==> flow/design.v <==
module sig_16_hw #(parameter K=16,DWIDTH=32,EXPONENT_WIDTH=8, BIAS=8'd127)(input [DWIDTH-1:0] x_in,input clk,start,rst,output reg valid, output [DWIDTH-1:0] y_out);
wire [EXPONENT_WIDTH-1:0] exp_wo_bias,exp_wo_bias_1st;									
wire [K-1:0] c_out;
wire [DWIDTH-1:0] rm_data,rm_pos_1,rm_neg_1;
wire [9:0] cmp_ip,c1_in2,c2_in2,c3_in2,c4_in2,c5_in2,c6_in2,c7_in2,c8_in2,c9_in2,c10_in2,c11_in2,c12_in2,c13_in2,c14_in2,c15_in2,c16_in2;			 
wire cmp_op;
reg x_gre_3,x_neg_pos,x_sp_case,x_sp_case_2nd;
reg x_neg_pos_1st,x_neg_pos_2nd;
reg x_gre_3_2nd;
reg ip_adder_ready;
wire x_gre_3_1st;
wire [$clog2(K)-1:0] pe_addr;
wire [1:0] sp_addr;
wire sp_case;
wire [DWIDTH-1:0] sp_data,rm_neg_calculate_data,rm_neg_data;
wire [EXPONENT_WIDTH+4:0] cmp_ip_1st;
wire [DWIDTH-1:0] rm_neg_05,rm_pos_05;
wire valid_sub_1st,valid_sub_2nd;
reg start_ip;
reg [DWIDTH-1:0] x;
parameter IDLE_WAIT=3'd0,START=3'd1,ADD_WAIT=3'd2,WAIT_1=3'd3,WAIT_2=3'd4,DONE=3'd5;
reg [2:0] present_state, next_state;
wire adder_rst;
assign exp_wo_bias_1st= (x[DWIDTH-2:DWIDTH-EXPONENT_WIDTH-1] - BIAS);							 
assign exp_wo_bias= exp_wo_bias_1st[EXPONENT_WIDTH-1]?(~(exp_wo_bias_1st)+1'b1):(exp_wo_bias_1st);		
assign cmp_ip_1st= exp_wo_bias_1st[EXPONENT_WIDTH-1]?({3'b000,{1'b1,x[DWIDTH-EXPONENT_WIDTH-2:DWIDTH-EXPONENT_WIDTH-11]}>>exp_wo_bias}):(({3'b001,x[DWIDTH-EXPONENT_WIDTH-2:DWIDTH-EXPONENT_WIDTH-11]})<<exp_wo_bias);																																																												  
assign cmp_ip = cmp_ip_1st[EXPONENT_WIDTH+4:3];
assign rm_pos_1=32'b00111111100000000000000000000000;
assign rm_neg_1=32'b00000000000000000000000000000000;
assign rm_neg_05=32'b10111111000000000000000000000000;  
assign rm_pos_05=32'b00111111000000000000000000000000;  
assign y_out=(valid)?(x_sp_case)?sp_data:(x_neg_pos)?(~x_gre_3)?rm_neg_data:rm_neg_1:(~x_gre_3)?rm_data:rm_pos_1:32'h00000000;	 
assign c1_in2 = 10'b0000100101;		 
assign c2_in2 = 10'b0001001010;		 
assign c3_in2 = 10'b0001110000;		 
assign c4_in2 = 10'b0010010101;		 
assign c5_in2 = 10'b0010111011;		 
assign c6_in2 = 10'b0011100000;		 
assign c7_in2 = 10'b0100000110;		 
assign c8_in2 = 10'b0100101011;		 
assign c9_in2 = 10'b0101010001;		 
assign c10_in2 = 10'b0101110111;	 
assign c11_in2 = 10'b0110011110;	 
assign c12_in2 = 10'b0111000101;	 
assign c13_in2 = 10'b0111101101;	 
assign c14_in2 = 10'b1000010111;	 
assign c15_in2 = 10'b1001000110;	 
assign c16_in2 = 10'b1010000000;	 
single_float_adder #(.DWIDTH(DWIDTH),.EXPONENT_WIDTH(EXPONENT_WIDTH),.BIAS(BIAS)) subtractor_neg_1st(.a(rm_data[DWIDTH-1:0]),.b(rm_neg_05),.clk(clk),.rst(adder_rst),.ip_ready(ip_adder_ready),.sum(rm_neg_calculate_data),.valid(valid_sub_1st));
single_float_adder #(.DWIDTH(DWIDTH),.EXPONENT_WIDTH(EXPONENT_WIDTH),.BIAS(BIAS)) subtractor_neg_2nd(.a(rm_pos_05),.b({1'b1,rm_neg_calculate_data[DWIDTH-2:0]}),.clk(clk),.rst(adder_rst),.ip_ready(valid_sub_1st),.sum(rm_neg_data),.valid(valid_sub_2nd));
special_cases #(.DWIDTH(DWIDTH),.EXPONENT_WIDTH(EXPONENT_WIDTH),.K_CLUSTER(K)) sp (.sp_case_in(x),.exp_wo_bias_1st(exp_wo_bias_1st),.exp_wo_bias(exp_wo_bias),.sp_case_clk(clk),.sp_case(sp_case),.sp_case_addr(sp_addr),.x_gre_3(x_gre_3_1st));
comparator #(.CWIDTH(10)) c1 (.c_in1(cmp_ip),.c_in2(c1_in2),.c_clk(clk),.c_rst(rst),.c_out(c_out[0]));
comparator #(.CWIDTH(10)) c2 (.c_in1(cmp_ip),.c_in2(c2_in2),.c_clk(clk),.c_rst(rst),.c_out(c_out[1]));		 
comparator #(.CWIDTH(10)) c3 (.c_in1(cmp_ip),.c_in2(c3_in2),.c_clk(clk),.c_rst(rst),.c_out(c_out[2]));
comparator #(.CWIDTH(10)) c4 (.c_in1(cmp_ip),.c_in2(c4_in2),.c_clk(clk),.c_rst(rst),.c_out(c_out[3]));
comparator #(.CWIDTH(10)) c5 (.c_in1(cmp_ip),.c_in2(c5_in2),.c_clk(clk),.c_rst(rst),.c_out(c_out[4]));
comparator #(.CWIDTH(10)) c6 (.c_in1(cmp_ip),.c_in2(c6_in2),.c_clk(clk),.c_rst(rst),.c_out(c_out[5]));
comparator #(.CWIDTH(10)) c7 (.c_in1(cmp_ip),.c_in2(c7_in2),.c_clk(clk),.c_rst(rst),.c_out(c_out[6]));
comparator #(.CWIDTH(10)) c8 (.c_in1(cmp_ip),.c_in2(c8_in2),.c_clk(clk),.c_rst(rst),.c_out(c_out[7]));
comparator #(.CWIDTH(10)) c9 (.c_in1(cmp_ip),.c_in2(c9_in2),.c_clk(clk),.c_rst(rst),.c_out(c_out[8]));
comparator #(.CWIDTH(10)) c10 (.c_in1(cmp_ip),.c_in2(c10_in2),.c_clk(clk),.c_rst(rst),.c_out(c_out[9]));
comparator #(.CWIDTH(10)) c11 (.c_in1(cmp_ip),.c_in2(c11_in2),.c_clk(clk),.c_rst(rst),.c_out(c_out[10]));
comparator #(.CWIDTH(10)) c12 (.c_in1(cmp_ip),.c_in2(c12_in2),.c_clk(clk),.c_rst(rst),.c_out(c_out[11]));
comparator #(.CWIDTH(10)) c13 (.c_in1(cmp_ip),.c_in2(c13_in2),.c_clk(clk),.c_rst(rst),.c_out(c_out[12]));
comparator #(.CWIDTH(10)) c14 (.c_in1(cmp_ip),.c_in2(c14_in2),.c_clk(clk),.c_rst(rst),.c_out(c_out[13]));
comparator #(.CWIDTH(10)) c15 (.c_in1(cmp_ip),.c_in2(c15_in2),.c_clk(clk),.c_rst(rst),.c_out(c_out[14]));
comparator #(.CWIDTH(10)) c16 (.c_in1(cmp_ip),.c_in2(c16_in2),.c_clk(clk),.c_rst(rst),.c_out(c_out[15]));
priority_encoder #(.K_CLUSTER(K)) pe (.pe_in(c_out),.pe_out(pe_addr));		 
mem_rom_data #(.K_CLUSTER(K),.DWIDTH(DWIDTH)) rm (.rm_addr(pe_addr),.rm_clk(clk),.rm_rst(rst),.rm_data(rm_data));		 
mem_rom_sp_case #(.K_CLUSTER(K),.DWIDTH(DWIDTH)) mrsp (.sp_addr(sp_addr),.sp_clk(clk),.sp_case(sp_case),.sp_data(sp_data));
always@(posedge clk)
begin
if(rst)
	begin start_ip<=1'b0;  end
else
	begin  start_ip<=start;
	if(start)
		x<=x_in;
	end
end
always @(posedge clk)
begin
if(rst)
	begin x_neg_pos_1st<=1'b0; end
else
	begin  x_neg_pos_1st<=x[31]; end
end
always @(posedge clk)
begin
if(rst)
	begin  x_neg_pos_2nd<=1'b0;  x_sp_case_2nd<=1'b0; x_gre_3_2nd<=1'b0; end
else
	begin  x_neg_pos_2nd<=x_neg_pos_1st;  x_sp_case_2nd<=sp_case; x_gre_3_2nd<=x_gre_3_1st;  end
end
always @(posedge clk)
begin
if(rst)
	begin x_neg_pos<=1'b0;  x_sp_case<=1'b0; x_gre_3<=1'b0; end
else
	begin x_neg_pos<=x_neg_pos_2nd; x_sp_case<=x_sp_case_2nd; x_gre_3<=x_gre_3_2nd;end
end
always@(*)
begin
if(rst)
	ip_adder_ready=1'b0;
else
	ip_adder_ready=(present_state==START && start_ip)?(x_sp_case)?0:(x_neg_pos)?(~x_gre_3)?1:0:0:0 ;
end
always @(posedge clk)
begin
if(rst)
	present_state<=0;
else
	present_state<=next_state;
end
assign adder_rst = rst | (present_state==IDLE_WAIT);	 
always @(*)
begin
	case(present_state)
	IDLE_WAIT:begin if(start_ip) begin valid=0; next_state=WAIT_1; end
					else begin valid=0; next_state=IDLE_WAIT; end
			end
	WAIT_1:begin if(!start_ip) begin valid=0; next_state=IDLE_WAIT; end
				else begin valid=0; next_state=WAIT_2; end
		end
	WAIT_2:begin if(!start_ip) begin valid=0; next_state=IDLE_WAIT; end
				else begin valid=0; next_state=START; end
		end
	START:begin if(!start_ip) begin valid=0; next_state=IDLE_WAIT; end
				else if(x_sp_case) begin valid=1; next_state=DONE; end
				else if(x_gre_3) begin valid=1; next_state=DONE; end
				else if(!x_neg_pos) begin valid=1; next_state=DONE; end
				else begin valid=0; next_state=ADD_WAIT; end
		end
	ADD_WAIT:begin if(!start_ip) begin valid=0; next_state=IDLE_WAIT; end
			else if(valid_sub_2nd)begin valid=1; next_state=DONE; end
			else begin valid=0; next_state=ADD_WAIT; end
		end
	DONE:begin if(!start_ip) begin valid=0; next_state=IDLE_WAIT; end
			else begin valid=0; next_state=DONE; end
		end
	default:begin valid=0; next_state=IDLE_WAIT; end
	endcase
end
endmodule
module comparator #(parameter CWIDTH=6)(input [CWIDTH-1:0] c_in1,c_in2, input c_clk,c_rst, output reg c_out);
always @ (posedge c_clk)
begin
if(c_rst)
	c_out <= 0;
else if(c_in1<c_in2)						 
	c_out <= 1;
else
	c_out <= 0;
end
endmodule
module priority_encoder #(parameter K_CLUSTER=4)(input [K_CLUSTER-1:0] pe_in, output reg [$clog2(K_CLUSTER)-1:0] pe_out);
always@(*)
begin
casex(pe_in)
	16'bxxxxxxxxxxxxxxx1: pe_out=4'b0000;
	16'bxxxxxxxxxxxxxx10: pe_out=4'b0001;					 
	16'bxxxxxxxxxxxxx100: pe_out=4'b0010;
	16'bxxxxxxxxxxxx1000: pe_out=4'b0011;
	16'bxxxxxxxxxxx10000: pe_out=4'b0100;	
	16'bxxxxxxxxxx100000: pe_out=4'b0101;
	16'bxxxxxxxxx1000000: pe_out=4'b0110;
	16'bxxxxxxxx10000000: pe_out=4'b0111;
	16'bxxxxxxx100000000: pe_out=4'b1000;
	16'bxxxxxx1000000000: pe_out=4'b1001;
	16'bxxxxx10000000000: pe_out=4'b1010;
	16'bxxxx100000000000: pe_out=4'b1011;
	16'bxxx1000000000000: pe_out=4'b1100;
	16'bxx10000000000000: pe_out=4'b1101;
	16'bx100000000000000: pe_out=4'b1110;
	16'b1000000000000000: pe_out=4'b1111;
	default: pe_out=4'b1111;
endcase
end
endmodule
module mem_rom_data #(parameter K_CLUSTER=4,DWIDTH=32)(input [$clog2(K_CLUSTER)-1:0] rm_addr, input rm_clk, rm_rst, output reg [DWIDTH-1:0] rm_data);
	always @(posedge rm_clk)
	begin
	if(rm_rst)
		rm_data <= 0;
	else
		case(rm_addr)
			4'b0000: rm_data<=32'b00111111000010010101010010101110;	 
			4'b0001: rm_data<=32'b00111111000110111001100100011001;	 
			4'b0010: rm_data<=32'b00111111001011001100000001001101;	 
			4'b0011: rm_data<=32'b00111111001111000011111000101001;	 
			4'b0100: rm_data<=32'b00111111010010011100000101100000;	 
			4'b0101: rm_data<=32'b00111111010101010011000101000100;	 
			4'b0110: rm_data<=32'b00111111010111101010000111110000;	 
			4'b0111: rm_data<=32'b00111111011001100100001111001001;	 
			4'b1000: rm_data<=32'b00111111011011000101010010111110;  
			4'b1001: rm_data<=32'b00111111011100010001011000000000;  
			4'b1010: rm_data<=32'b00111111011101001100010101111000;  
			4'b1011: rm_data<=32'b00111111011101111001101100001010;  
			4'b1100: rm_data<=32'b00111111011110011100011110101001;  
			4'b1101: rm_data<=32'b00111111011110110111010100110001;  
			4'b1110: rm_data<=32'b00111111011111001100011010001000;  
			4'b1111: rm_data<=32'b00111111011111011101011101101100;  
		endcase
	end
endmodule
module special_cases #(parameter DWIDTH=32,EXPONENT_WIDTH=8,K_CLUSTER=4)(input [DWIDTH-1:0] sp_case_in,input [EXPONENT_WIDTH-1:0] exp_wo_bias,exp_wo_bias_1st,input sp_case_clk, output reg [1:0] sp_case_addr, output reg sp_case,x_gre_3);
always@(posedge sp_case_clk)
begin
if(sp_case_in[DWIDTH-2:DWIDTH-EXPONENT_WIDTH-1]==0 && sp_case_in[DWIDTH-EXPONENT_WIDTH-2:0]==0)
	begin
	x_gre_3<=0;
	sp_case<=1; 							 
	sp_case_addr<=2'b00;
	end
else if(sp_case_in[DWIDTH-2:DWIDTH-EXPONENT_WIDTH-1]==255 && sp_case_in[DWIDTH-EXPONENT_WIDTH-2:0]==0 && sp_case_in[DWIDTH-1]==0)
	begin
	x_gre_3<=0;
	sp_case<=1;							 
	sp_case_addr<=2'b01;
	end
else if(sp_case_in[DWIDTH-2:DWIDTH-EXPONENT_WIDTH-1]==255 && sp_case_in[DWIDTH-EXPONENT_WIDTH-2:0]==0 && sp_case_in[DWIDTH-1]==1)
	begin
	x_gre_3<=0;
	sp_case<=1;							 
	sp_case_addr<=2'b10;
	end
else if(sp_case_in[DWIDTH-2:DWIDTH-EXPONENT_WIDTH-1]==0 && sp_case_in[DWIDTH-EXPONENT_WIDTH-2:0]!=0)	
	begin
	x_gre_3<=0;
	sp_case<=1;							 
	sp_case_addr<=2'b00;
	end
else if(sp_case_in[DWIDTH-2:DWIDTH-EXPONENT_WIDTH-1]==255 && sp_case_in[DWIDTH-EXPONENT_WIDTH-2:0]!=0)
	begin
	x_gre_3<=0;
	sp_case<=1;							 
	sp_case_addr<=2'b11;
	end	
else if(exp_wo_bias_1st[EXPONENT_WIDTH-1]==1)
	begin
	x_gre_3<=0;
	sp_case<=0;
	sp_case_addr<=2'b00;
	end
else if(exp_wo_bias==2 && sp_case_in[DWIDTH-EXPONENT_WIDTH-2:0]>=2097152  || exp_wo_bias>=3)	 
	begin																	 
	x_gre_3<=1;
	sp_case<=0;
	sp_case_addr<=2'b00;
	end
else 
	begin
	x_gre_3<=0;
	sp_case<=0;
	sp_case_addr<=2'b00;
	end
end
endmodule
module mem_rom_sp_case #(parameter K_CLUSTER=4,DWIDTH=32)(input [1:0] sp_addr, input sp_clk, sp_case, output reg [DWIDTH-1:0] sp_data);
	always @(posedge sp_clk)
	begin
	if(!sp_case)
		sp_data <= 0;						 
	else
		case(sp_addr)
			2'b00: sp_data<=32'b00111111000000000000000000000000;				 
			2'b01: sp_data<=32'b00111111100000000000000000000000;				 
			2'b10: sp_data<=32'b00000000000000000000000000000000;				 
			2'b11: sp_data<=32'h7fc00000;				 
		endcase
	end
endmodule
module single_float_adder #(parameter DWIDTH=32,EXPONENT_WIDTH=8,BIAS=8'd127)(input [DWIDTH-1:0]a,b,input ip_ready,rst,clk,output reg valid, output [DWIDTH-1:0]sum);
reg a_sign,b_sign;
reg [EXPONENT_WIDTH-1:0] a_exp,b_exp;
reg [DWIDTH-EXPONENT_WIDTH-1:0] a_mantissa,b_mantissa;	 
reg [EXPONENT_WIDTH:0] sub_exp;
reg [EXPONENT_WIDTH-1:0] abs_diff;
reg [DWIDTH-EXPONENT_WIDTH:0] sum_mantissa_add_sub;					
reg [DWIDTH-EXPONENT_WIDTH-1:0] a_mantissa_shift,b_mantissa_shift;	 
reg final_sign,next_sign;															
reg [EXPONENT_WIDTH-1:0] final_exp,next_exp;
reg [DWIDTH-EXPONENT_WIDTH:0] final_mantissa,next_mantissa;
reg valid_sig;
reg [1:0] PS,NS;
parameter IDLE=2'b00;
parameter ADD=2'b01;
parameter NORMALIZE=2'b10;
wire sub_borrow,sum_carry;
assign sum= {final_sign,final_exp,final_mantissa[22:0]};
assign sub_borrow = sum_mantissa_add_sub[24] & (a_sign ^ b_sign);	 
assign sum_carry = final_mantissa[24] & !(a_sign^b_sign);
always@(posedge clk)
begin
	if(PS==IDLE)
		begin
		a_sign<=a[DWIDTH-1];
		b_sign<=b[DWIDTH-1];
		a_exp<=a[DWIDTH-2:DWIDTH-EXPONENT_WIDTH-1];			 
		b_exp<=b[DWIDTH-2:DWIDTH-EXPONENT_WIDTH-1];
		a_mantissa<={1'b1,a[DWIDTH-EXPONENT_WIDTH-2:0]};
		b_mantissa<={1'b1,b[DWIDTH-EXPONENT_WIDTH-2:0]};
		end
end
always@(posedge clk)
begin
	if(rst)
		begin
			final_exp<=0;
			final_sign<=0;
			final_mantissa<=0;
			valid<=0;
			PS<= 0;
		end
	else
		begin
			PS<=NS;
			final_exp<= next_exp;
			final_sign <= next_sign;
			final_mantissa<= next_mantissa;
			valid <= valid_sig;
		end
end
always @(*)
begin
sub_exp=0;
abs_diff=0;
a_mantissa_shift=0;
b_mantissa_shift=0;
next_exp=0;
sum_mantissa_add_sub=0;
next_mantissa=0;
next_sign=0;
valid_sig=0;
NS=IDLE;
case(PS)
IDLE:begin
		valid_sig=0;
		NS=(ip_ready)?ADD:IDLE;
	end
ADD:begin
		sub_exp =  a_exp-b_exp;				 
		abs_diff = sub_exp[EXPONENT_WIDTH]?~(sub_exp[EXPONENT_WIDTH-1:0])+1'b1:sub_exp[EXPONENT_WIDTH-1:0];	 
		a_mantissa_shift = sub_exp[EXPONENT_WIDTH]?a_mantissa >> abs_diff: a_mantissa;		 
		b_mantissa_shift = sub_exp[EXPONENT_WIDTH]?b_mantissa : b_mantissa >> abs_diff;
		next_exp = sub_exp[EXPONENT_WIDTH] ? b_exp:a_exp;			 
		sum_mantissa_add_sub=!(a_sign^b_sign)?a_mantissa_shift+b_mantissa_shift:(a_sign)?b_mantissa_shift-a_mantissa_shift:(b_sign)?a_mantissa_shift-b_mantissa_shift:0;  
		next_mantissa=(sub_borrow) ? ~(sum_mantissa_add_sub)+1'b1 : sum_mantissa_add_sub;	 
		next_sign = ((a_sign & b_sign) || sub_borrow);	 
		valid_sig=0;
		NS=NORMALIZE;
	end
NORMALIZE:begin
			next_exp= final_mantissa[23]? final_exp:(sum_carry)? final_exp+1'b1:final_exp-1'b1;
			next_mantissa=final_mantissa[23]?final_mantissa:(sum_carry)?final_mantissa>>1:final_mantissa<<1;
			valid_sig=final_mantissa[23]?1:0;
			NS = final_mantissa[23]?IDLE:NORMALIZE;
		end
default:begin
		valid_sig=0;
		NS=IDLE;
	end
endcase
end
endmodule
Hand-over note for sig_16_hw

Step by step through the tools: sig_16_hw. Each step is given for the RTL above and for the edited RTL. "original" refers to lines of the RTL above, "edited" to lines of the edited file. "change" is "edited" less "original", of the values as shown. Library cell names are shortened. The mark -- stands for no value.

Top: sig_16_hw. Clock: clk. Standard-cell library: sky130hd. Timing corner: tt_025C_1v80.

Edit of the RTL. The edit as a unified diff against the file above. The edited RTL no longer does the same as the RTL above: the edit was made by script, with no optimisation intended.

```diff
@@ -96,8 +96,9 @@
 begin
 if(rst)
-	begin x_neg_pos<=1'b0;  x_sp_case<=1'b0; x_gre_3<=1'b0; end
-else
-	begin x_neg_pos<=x_neg_pos_2nd; x_sp_case<=x_sp_case_2nd; x_gre_3<=x_gre_3_2nd;end
-end
+	begin x_neg_pos<=1'b0;  x_gre_3<=1'b0; end
+else
+	begin x_neg_pos<=x_neg_pos_2nd; x_gre_3<=x_gre_3_2nd;end
+end
+always @(*) x_sp_case = x_sp_case_2nd;
 always@(*)
 begin
```

Elaborated design. Yosys after proc, flatten, opt, wreduce and memory -nomap, before mapping. Memory bits, and registers merged into a memory's read port (data or address), are not among the register bits. Print and check cells are not counted. Equal cells are merged and count once. Yosys's memory passes give these memory sizes; they may raise the number of words (mostly to a power of two), join words into wider ones and drop unused or constant bits.

Word-level totals: input port bits (original 35, edited 35, change 0); memory cells (original 1, edited 1, change 0); output and inout bits (original 33, edited 33, change 0); memory bits (read-only) (original 368, edited 368, change 0); bits in registers (original 261, edited 260, change -1); clocked read ports x word width (original 23, edited 23, change 0).

Operators by class: shifts and indexed selects (original 6, edited 6, change 0); magnitude comparators (original 17, edited 17, change 0); muxes and demuxes (original 84, edited 84, change 0); reduce/logical cells (original 23, edited 23, change 0); equal/unequal tests (original 30, edited 30, change 0); add/sub/neg operators (original 14, edited 14, change 0); bitwise gates (word level) (original 14, edited 14, change 0).

Memories: words x width with read and write ports (original 16 x 23 bit 1R0W, edited 16 x 23 bit 1R0W).

Operator list: 1-bit two-way mux (original 34, edited 34, change 0); 1-bit logical AND (original 8, edited 8, change 0); 3-bit two-way mux (original 8, edited 8, change 0); 8-bit two-way mux (original 8, edited 8, change 0); 10-bit by 9-bit < comparator with 1-bit output (second input constant) (original 7, edited 7, change 0); 24-bit two-way mux (original 7, edited 7, change 0); 2-bit two-way mux (original 6, edited 6, change 0); 1-bit NOT (original 6, edited 6, change 0); 2-bit == test (second input constant) (original 5, edited 5, change 0); 25-bit two-way mux (original 5, edited 5, change 0); 32-bit two-way mux (original 5, edited 5, change 0); 8-bit by 1-bit adder with 8-bit output (second input constant) (original 4, edited 4, change 0); 2-bit OR reduction (original 4, edited 4, change 0); 2-bit by 1-bit == test with 1-bit output (second input constant) (original 3, edited 3, change 0); 3-bit == test (second input constant) (original 3, edited 3, change 0); 2-bit logical NOT (original 3, edited 3, change 0); 10-bit by 8-bit < comparator with 1-bit output (second input constant) (original 3, edited 3, change 0); 8-bit NOT (original 3, edited 3, change 0); 1-bit bitwise AND (original 2, edited 2, change 0); 3-bit by 2-bit == test with 1-bit output (second input constant) (original 2, edited 2, change 0); 8-bit == test (second input constant) (original 2, edited 2, change 0); 10-bit < comparator (second input constant) (original 2, edited 2, change 0); 10-bit by 7-bit < comparator with 1-bit output (second input constant) (original 2, edited 2, change 0); 2-bit != test (second input constant) (original 2, edited 2, change 0); 2-bit case mux with 3-bit select (original 2, edited 2, change 0); 8-bit case mux with 2-bit select (original 2, edited 2, change 0); 24-bit by 8-bit right shift with 24-bit output (original 2, edited 2, change 0); 24-bit by 8-bit right shift with 24-bit output (first input constant) (original 2, edited 2, change 0).

The list need not be complete.

Depth. Depth = most cells in a row (Yosys ltp): at word level without a register or memory, in the mapped netlist without a sequential cell, where the memories' decode and read muxes count.

Depth: depth in word-level cells (original 12, edited 12, change 0); ABC_AREA (original 0, edited 0); mapped depth (original 27, edited 29, change +2).

Synthesis result. The flow's flattened synthesis, as Yosys stat reports it; memories are mapped. The netlist is that of the ABC_AREA named above (0 if unset); the other value can give another one.

Cells by type: o22ai_1 (original 20, edited 40, change +20); a21oi_1 (original 145, edited 126, change -19); xnor2_1 (original 57, edited 39, change -18); a22oi_1 (original 36, edited 19, change -17); nor2b_1 (original 48, edited 32, change -16); o21ai_1 (original 22, edited 6, change -16); clkbuf_1 (original 91, edited 79, change -12); mux4_2 (original 3, edited 15, change +12); mux2i_1 (original 64, edited 75, change +11); xor2_1 (original 22, edited 32, change +10); o21ai_0 (original 135, edited 144, change +9); a31oi_1 (original 27, edited 36, change +9); and3_1 (original 24, edited 15, change -9); a221oi_1 (original 12, edited 3, change -9); nand2_1 (original 147, edited 139, change -8); a22o_1 (original 8, edited 0, change -8); inv_1 (original 51, edited 45, change -6); o21a_1 (original 23, edited 29, change +6).

The list need not be complete.

Synthesis totals: mapped flip-flops (original 220, edited 219, change -1); mapped cells (original 1860, edited 1813, change -47); area of sequential cells (um^2) (original 5275.1, edited 5255.0, change -20.1); chip area (Yosys) (um^2) (original 15433.6, edited 15357.2, change -76.4).

By module: a second synthesis without flattening, with its own total; a netlist apart from the flattened one above.

Unflattened totals: cell total of the unflattened synthesis (original 4171, edited 4173, change +2); area (unflattened synthesis) (um^2) (original 33522.2, edited 33574.7, change +52.5).

Each row is one instance without its submodules.

Modules, original: single_float_adder (area 11942.7 um^2, instances 2, sequential area 2682.6 um^2, cells 1502); comparator #(CWIDTH=10) (area 260.2 um^2, instances 16, sequential area 20.0 um^2, cells 33); sig_16_hw (area 3603.5 um^2, instances 1, sequential area 1221.2 um^2, cells 420); mem_rom_data (area 1188.6 um^2, instances 1, sequential area 480.5 um^2, cells 132); mem_rom_sp_case (area 307.8 um^2, instances 1, sequential area 60.1 um^2, cells 37); special_cases (area 226.5 um^2, instances 1, sequential area 80.1 um^2, cells 25); priority_encoder #(K_CLUSTER=16) (area 146.4 um^2, instances 1, sequential area 0.0 um^2, cells 25).

Modules, edited: single_float_adder (area 11942.7 um^2, instances 2, sequential area 2682.6 um^2, cells 1502); comparator #(CWIDTH=10) (area 260.2 um^2, instances 16, sequential area 20.0 um^2, cells 33); sig_16_hw (area 3656.0 um^2, instances 1, sequential area 1201.2 um^2, cells 422); mem_rom_data (area 1188.6 um^2, instances 1, sequential area 480.5 um^2, cells 132); mem_rom_sp_case (area 307.8 um^2, instances 1, sequential area 60.1 um^2, cells 37); special_cases (area 226.5 um^2, instances 1, sequential area 80.1 um^2, cells 25); priority_encoder #(K_CLUSTER=16) (area 146.4 um^2, instances 1, sequential area 0.0 um^2, cells 25).

Path before layout. OpenSTA on the mapped netlist: ideal clock, no wires. The path of least setup slack (recovery checks aside). Input and output delay are each 20% of the period. Register names are those of the netlist, which keeps one name where synthesis merged equal registers.

Timing after synthesis: kind (original reg-to-reg, edited reg-to-reg); start point (original register subtractor_neg_2nd.b_exp[0], edited register subtractor_neg_2nd.b_exp[0]); end point (original register subtractor_neg_2nd.final_mantissa[23], edited register subtractor_neg_2nd.final_mantissa[23]); period (ns) (original 10.0, edited 10.0, change 0.0); stages (original 22, edited 27, change +5); delay of the path (ns) (original 5.665, edited 6.170, change +0.505); data arrival time (ns) (original 5.541, edited 6.036, change +0.495); data required time (ns) (original 9.876, edited 9.866, change -0.010); slack (ns) (original 4.336, edited 3.830, change -0.506); setup time (ns) (original 0.124, edited 0.134, change +0.010); buffers on the path (original 3, edited 3, change 0); synthesis period reached (ns) (original 5.664, edited 6.17, change +0.506).

"delay of the path" = arrival - input delay + setup time. "stages": output pins that drive a net of the path, with the launching flip-flop's if there is one; two outputs of one cell count as two. "synthesis period reached" = period - worst setup slack (recovery checks aside). The figure is calculated, with input and output delays left at 20% of the set period. The rows between start and end are the longest chain of elaborated cells between them; the timing report does not say that the signal goes this way. Where chains are equally long, one stands for them. Each line given opens the expression or statement behind the cell; cells for indexed reads and writes are added by Yosys, which also makes memories of some case tables.

Between the ends, after synthesis, original:
Cells stage by stage: edfxtp_1 clkinv_1 ha_1 buf_1 buf_1 clkbuf_1 nand3b_1 o22ai_1 a22oi_1 o21ai_0 a221oi_1 ha_1 nor2b_1 o2111ai_1 a21oi_1 or2_2 a211o_1 a211oi_1 nand4_1 o41ai_1 xnor2_1 o22ai_1. The figure for cells in the longest elaborated chain is 11. Under elaborated cells on any way between the ends stands 14. Under source lines of those cells stands 7.

Ends and longest elaborated chain, after synthesis, original: start: declaration (RTL line 276) `reg [EXPONENT_WIDTH-1:0] a_exp,b_exp;`; start: assignment (RTL line 301) `b_exp<=b[DWIDTH-2:DWIDTH-EXPONENT_WIDTH-1];`; 7-bit by 8-bit subtractor with 9-bit output (RTL line 343) `sub_exp = a_exp-b_exp;`; 8-bit NOT (RTL line 344) `abs_diff = sub_exp[EXPONENT_WIDTH]?~(sub_exp[EXPONENT_WIDTH-1:0])+1'b1:sub_exp[EXPONENT_WIDTH-1:0];`; 8-bit by 1-bit adder with 8-bit output (RTL line 344); 8-bit two-way mux (RTL line 344); 24-bit by 8-bit right shift with 24-bit output (RTL line 345) `a_mantissa_shift = sub_exp[EXPONENT_WIDTH]?a_mantissa >> abs_diff: a_mantissa;`; 24-bit two-way mux (RTL line 345); 24-bit by 24-bit subtractor with 25-bit output (RTL line 348) `sum_mantissa_add_sub=!(a_sign^b_sign)?a_mantissa_shift+b_mantissa_shift:(a_sign)?b_mantissa_shift-a_mantissa_s ...`; 24-bit NOT (RTL line 349) `next_mantissa=(sub_borrow) ? ~(sum_mantissa_add_sub)+1'b1 : sum_mantissa_add_sub;`; 24-bit by 1-bit adder with 24-bit output (RTL line 349); 24-bit two-way mux (RTL line 349); 24-bit case mux with 2-bit select (RTL line 337) `case(PS)`; end: assignment (RTL line 312) `final_mantissa<=0;`; end: assignment (RTL line 321) `final_mantissa<= next_mantissa;`; end: declaration (RTL line 284) `reg [DWIDTH-EXPONENT_WIDTH:0] final_mantissa,next_mantissa;`.

Between the ends, after synthesis, edited:
Cells stage by stage: edfxtp_1 buf_2 inv_1 buf_1 ha_1 clkbuf_1 inv_1 a21oi_1 nor2_1 mux4_2 a21oi_1 o21ai_0 a31oi_1 or2_2 ha_1 inv_1 fa_1 a211o_1 a2111oi_2 nor2_1 o31a_1 nor4_2 nand4_1 nor2_2 a41oi_1 xnor2_1 o22ai_1. The figure for cells in the longest elaborated chain is 11. Under elaborated cells on any way between the ends stands 14. Under source lines of those cells stands 7.

Ends and longest elaborated chain, after synthesis, edited: start: declaration (RTL line 277) `reg [EXPONENT_WIDTH-1:0] a_exp,b_exp;`; start: assignment (RTL line 302) `b_exp<=b[DWIDTH-2:DWIDTH-EXPONENT_WIDTH-1];`; 7-bit by 8-bit subtractor with 9-bit output (RTL line 344) `sub_exp = a_exp-b_exp;`; 8-bit NOT (RTL line 345) `abs_diff = sub_exp[EXPONENT_WIDTH]?~(sub_exp[EXPONENT_WIDTH-1:0])+1'b1:sub_exp[EXPONENT_WIDTH-1:0];`; 8-bit by 1-bit adder with 8-bit output (RTL line 345); 8-bit two-way mux (RTL line 345); 24-bit by 8-bit right shift with 24-bit output (RTL line 346) `a_mantissa_shift = sub_exp[EXPONENT_WIDTH]?a_mantissa >> abs_diff: a_mantissa;`; 24-bit two-way mux (RTL line 346); 24-bit by 24-bit subtractor with 25-bit output (RTL line 349) `sum_mantissa_add_sub=!(a_sign^b_sign)?a_mantissa_shift+b_mantissa_shift:(a_sign)?b_mantissa_shift-a_mantissa_s ...`; 24-bit NOT (RTL line 350) `next_mantissa=(sub_borrow) ? ~(sum_mantissa_add_sub)+1'b1 : sum_mantissa_add_sub;`; 24-bit by 1-bit adder with 24-bit output (RTL line 350); 24-bit two-way mux (RTL line 350); 24-bit case mux with 2-bit select (RTL line 338) `case(PS)`; end: assignment (RTL line 313) `final_mantissa<=0;`; end: assignment (RTL line 322) `final_mantissa<= next_mantissa;`; end: declaration (RTL line 285) `reg [DWIDTH-EXPONENT_WIDTH:0] final_mantissa,next_mantissa;`.

Worst path after layout. From the final timing report of the runs of pair 1: the path of least setup slack in the routed layout; clock arrival at registers is part of the times.

Timing post-layout: kind (original reg-to-reg, edited reg-to-reg); start point (original register subtractor_neg_2nd.b_exp[0], edited register subtractor_neg_2nd.b_exp[0]); end point (original register subtractor_neg_2nd.final_mantissa[6], edited register subtractor_neg_2nd.final_mantissa[23]); data arrival time (ns) (original 8.08, edited 7.60, change -0.48); stages (original 25, edited 24, change -1); slack (ns) (original 2.32, edited 2.77, change +0.45); buffers on the path (original 1, edited 1, change 0); period (ns) (original 10.0, edited 10.0, change 0.0); setup time (ns) (original 0.14, edited 0.15, change +0.01); data required time (ns) (original 10.41, edited 10.37, change -0.04).

The rows between start and end are the longest chain of elaborated cells between them; the timing report does not say that the signal goes this way. Where chains are equally long, one stands for them.

Between the ends, post-layout, original:
Cells stage by stage: edfxtp_1 buf_4 clkinv_1 ha_1 nor2_1 o31a_1 o21ai_2 and3_1 a22o_1 a2bb2oi_1 o21ai_0 a22o_1 ha_1 inv_1 fa_1 a21o_1 a221oi_2 nor3_1 o21ai_0 a21oi_1 a41o_1 mux2i_1 o21ai_0 xor2_1 o21ai_0. The figure for cells in the longest elaborated chain is 11. Under elaborated cells on any way between the ends stands 14. Under source lines of those cells stands 7.

Ends and longest elaborated chain, post-layout, original: start: declaration (RTL line 276) `reg [EXPONENT_WIDTH-1:0] a_exp,b_exp;`; start: assignment (RTL line 301) `b_exp<=b[DWIDTH-2:DWIDTH-EXPONENT_WIDTH-1];`; 7-bit by 8-bit subtractor with 9-bit output (RTL line 343) `sub_exp = a_exp-b_exp;`; 8-bit NOT (RTL line 344) `abs_diff = sub_exp[EXPONENT_WIDTH]?~(sub_exp[EXPONENT_WIDTH-1:0])+1'b1:sub_exp[EXPONENT_WIDTH-1:0];`; 8-bit by 1-bit adder with 8-bit output (RTL line 344); 8-bit two-way mux (RTL line 344); 24-bit by 8-bit right shift with 24-bit output (RTL line 345) `a_mantissa_shift = sub_exp[EXPONENT_WIDTH]?a_mantissa >> abs_diff: a_mantissa;`; 24-bit two-way mux (RTL line 345); 24-bit by 24-bit subtractor with 25-bit output (RTL line 348) `sum_mantissa_add_sub=!(a_sign^b_sign)?a_mantissa_shift+b_mantissa_shift:(a_sign)?b_mantissa_shift-a_mantissa_s ...`; 24-bit NOT (RTL line 349) `next_mantissa=(sub_borrow) ? ~(sum_mantissa_add_sub)+1'b1 : sum_mantissa_add_sub;`; 24-bit by 1-bit adder with 24-bit output (RTL line 349); 24-bit two-way mux (RTL line 349); 24-bit case mux with 2-bit select (RTL line 337) `case(PS)`; end: assignment (RTL line 312) `final_mantissa<=0;`; end: assignment (RTL line 321) `final_mantissa<= next_mantissa;`; end: declaration (RTL line 284) `reg [DWIDTH-EXPONENT_WIDTH:0] final_mantissa,next_mantissa;`.

Between the ends, post-layout, edited:
Cells stage by stage: edfxtp_1 buf_4 ha_1 and2_4 a31o_2 nand3_1 nand2_1 mux4_2 a22oi_1 o22ai_1 a31oi_1 nor3_1 a21oi_1 ha_1 nor2b_1 o2111a_1 or4_1 a2111oi_1 and2_1 nand4_1 nor2_2 a41oi_1 xnor2_1 o22ai_1. The figure for cells in the longest elaborated chain is 11. Under elaborated cells on any way between the ends stands 14. Under source lines of those cells stands 7.

Ends and longest elaborated chain, post-layout, edited: start: declaration (RTL line 277) `reg [EXPONENT_WIDTH-1:0] a_exp,b_exp;`; start: assignment (RTL line 302) `b_exp<=b[DWIDTH-2:DWIDTH-EXPONENT_WIDTH-1];`; 7-bit by 8-bit subtractor with 9-bit output (RTL line 344) `sub_exp = a_exp-b_exp;`; 8-bit NOT (RTL line 345) `abs_diff = sub_exp[EXPONENT_WIDTH]?~(sub_exp[EXPONENT_WIDTH-1:0])+1'b1:sub_exp[EXPONENT_WIDTH-1:0];`; 8-bit by 1-bit adder with 8-bit output (RTL line 345); 8-bit two-way mux (RTL line 345); 24-bit by 8-bit right shift with 24-bit output (RTL line 346) `a_mantissa_shift = sub_exp[EXPONENT_WIDTH]?a_mantissa >> abs_diff: a_mantissa;`; 24-bit two-way mux (RTL line 346); 24-bit by 24-bit subtractor with 25-bit output (RTL line 349) `sum_mantissa_add_sub=!(a_sign^b_sign)?a_mantissa_shift+b_mantissa_shift:(a_sign)?b_mantissa_shift-a_mantissa_s ...`; 24-bit NOT (RTL line 350) `next_mantissa=(sub_borrow) ? ~(sum_mantissa_add_sub)+1'b1 : sum_mantissa_add_sub;`; 24-bit by 1-bit adder with 24-bit output (RTL line 350); 24-bit two-way mux (RTL line 350); 24-bit case mux with 2-bit select (RTL line 338) `case(PS)`; end: assignment (RTL line 313) `final_mantissa<=0;`; end: assignment (RTL line 322) `final_mantissa<= next_mantissa;`; end: declaration (RTL line 285) `reg [DWIDTH-EXPONENT_WIDTH:0] final_mantissa,next_mantissa;`.

Measured runs. Both versions went through the flow (Yosys, OpenROAD) with the same settings in each pair. Constraints: input delay and output delay 20% of the set period each, output load 0.01 pF.

Flow settings, pair 1:
CORE_UTILIZATION: 40. The figure for PLACE_DENSITY is 0.6. Under period_ns stands 10.0. The figure for CAP_MARGIN is 20. Under CORE_MARGIN stands 2. For SLEW_MARGIN the number is 20.

Final reports, pair 1: die area (um^2) (original 40170.2, edited 39976.0, change -194.2); achieved clock period (ns) (original 7.678, edited 7.226, change -0.452); power consumption (mW) (original 2.306, edited 2.218, change -0.088); utilization in the final report (original 0.458, edited 0.455, change -0.003); mapped cell area after synthesis (um^2) (original 15433.6, edited 15357.2, change -76.4); standard-cell area after routing (um^2) (original 17345.4, edited 17166.5, change -178.9); smallest hold slack (ns) (original 0.425, edited 0.421, change -0.004); total negative setup slack (ns) (original 0.000, edited 0.000, change 0.000); setup slack of the critical path (ns) (original 2.322, edited 2.774, change +0.452).

Flow settings, pair 2:
The figure for CAP_MARGIN is 40. Under CELL_PAD_IN_SITES_GLOBAL_PLACEMENT stands 3. CORE_UTILIZATION: 29. Under GPL_TIMING_DRIVEN stands 0. The figure for PLACE_DENSITY_LB_ADDON is 0.02. The entry for SETUP_SLACK_MARGIN reads 1.6. Under period_ns stands 5.6. Under CORE_MARGIN stands 2. For SLEW_MARGIN the number is 20.

Final reports, pair 2: die area (um^2) (original 55079.4, edited 54812.2, change -267.2); achieved clock period (ns) (original 5.936, edited 6.048, change +0.112); power consumption (mW) (original 4.286, edited 4.082, change -0.204); utilization in the final report (original 0.383, edited 0.368, change -0.015); mapped cell area after synthesis (um^2) (original 15433.6, edited 15357.2, change -76.4); standard-cell area after routing (um^2) (original 20115.5, edited 19287.2, change -828.3); smallest hold slack (ns) (original 0.422, edited 0.420, change -0.002); total negative setup slack (ns) (original -4.387, edited -8.507, change -4.120); setup slack of the critical path (ns) (original -0.336, edited -0.448, change -0.112).

"achieved clock period" means the clock period less the worst setup slack. The figure is calculated, with input and output delays left at 20% of the set period. "power consumption" rests on the timing tool's default activity at the inputs, not on a simulated workload.

End of note.
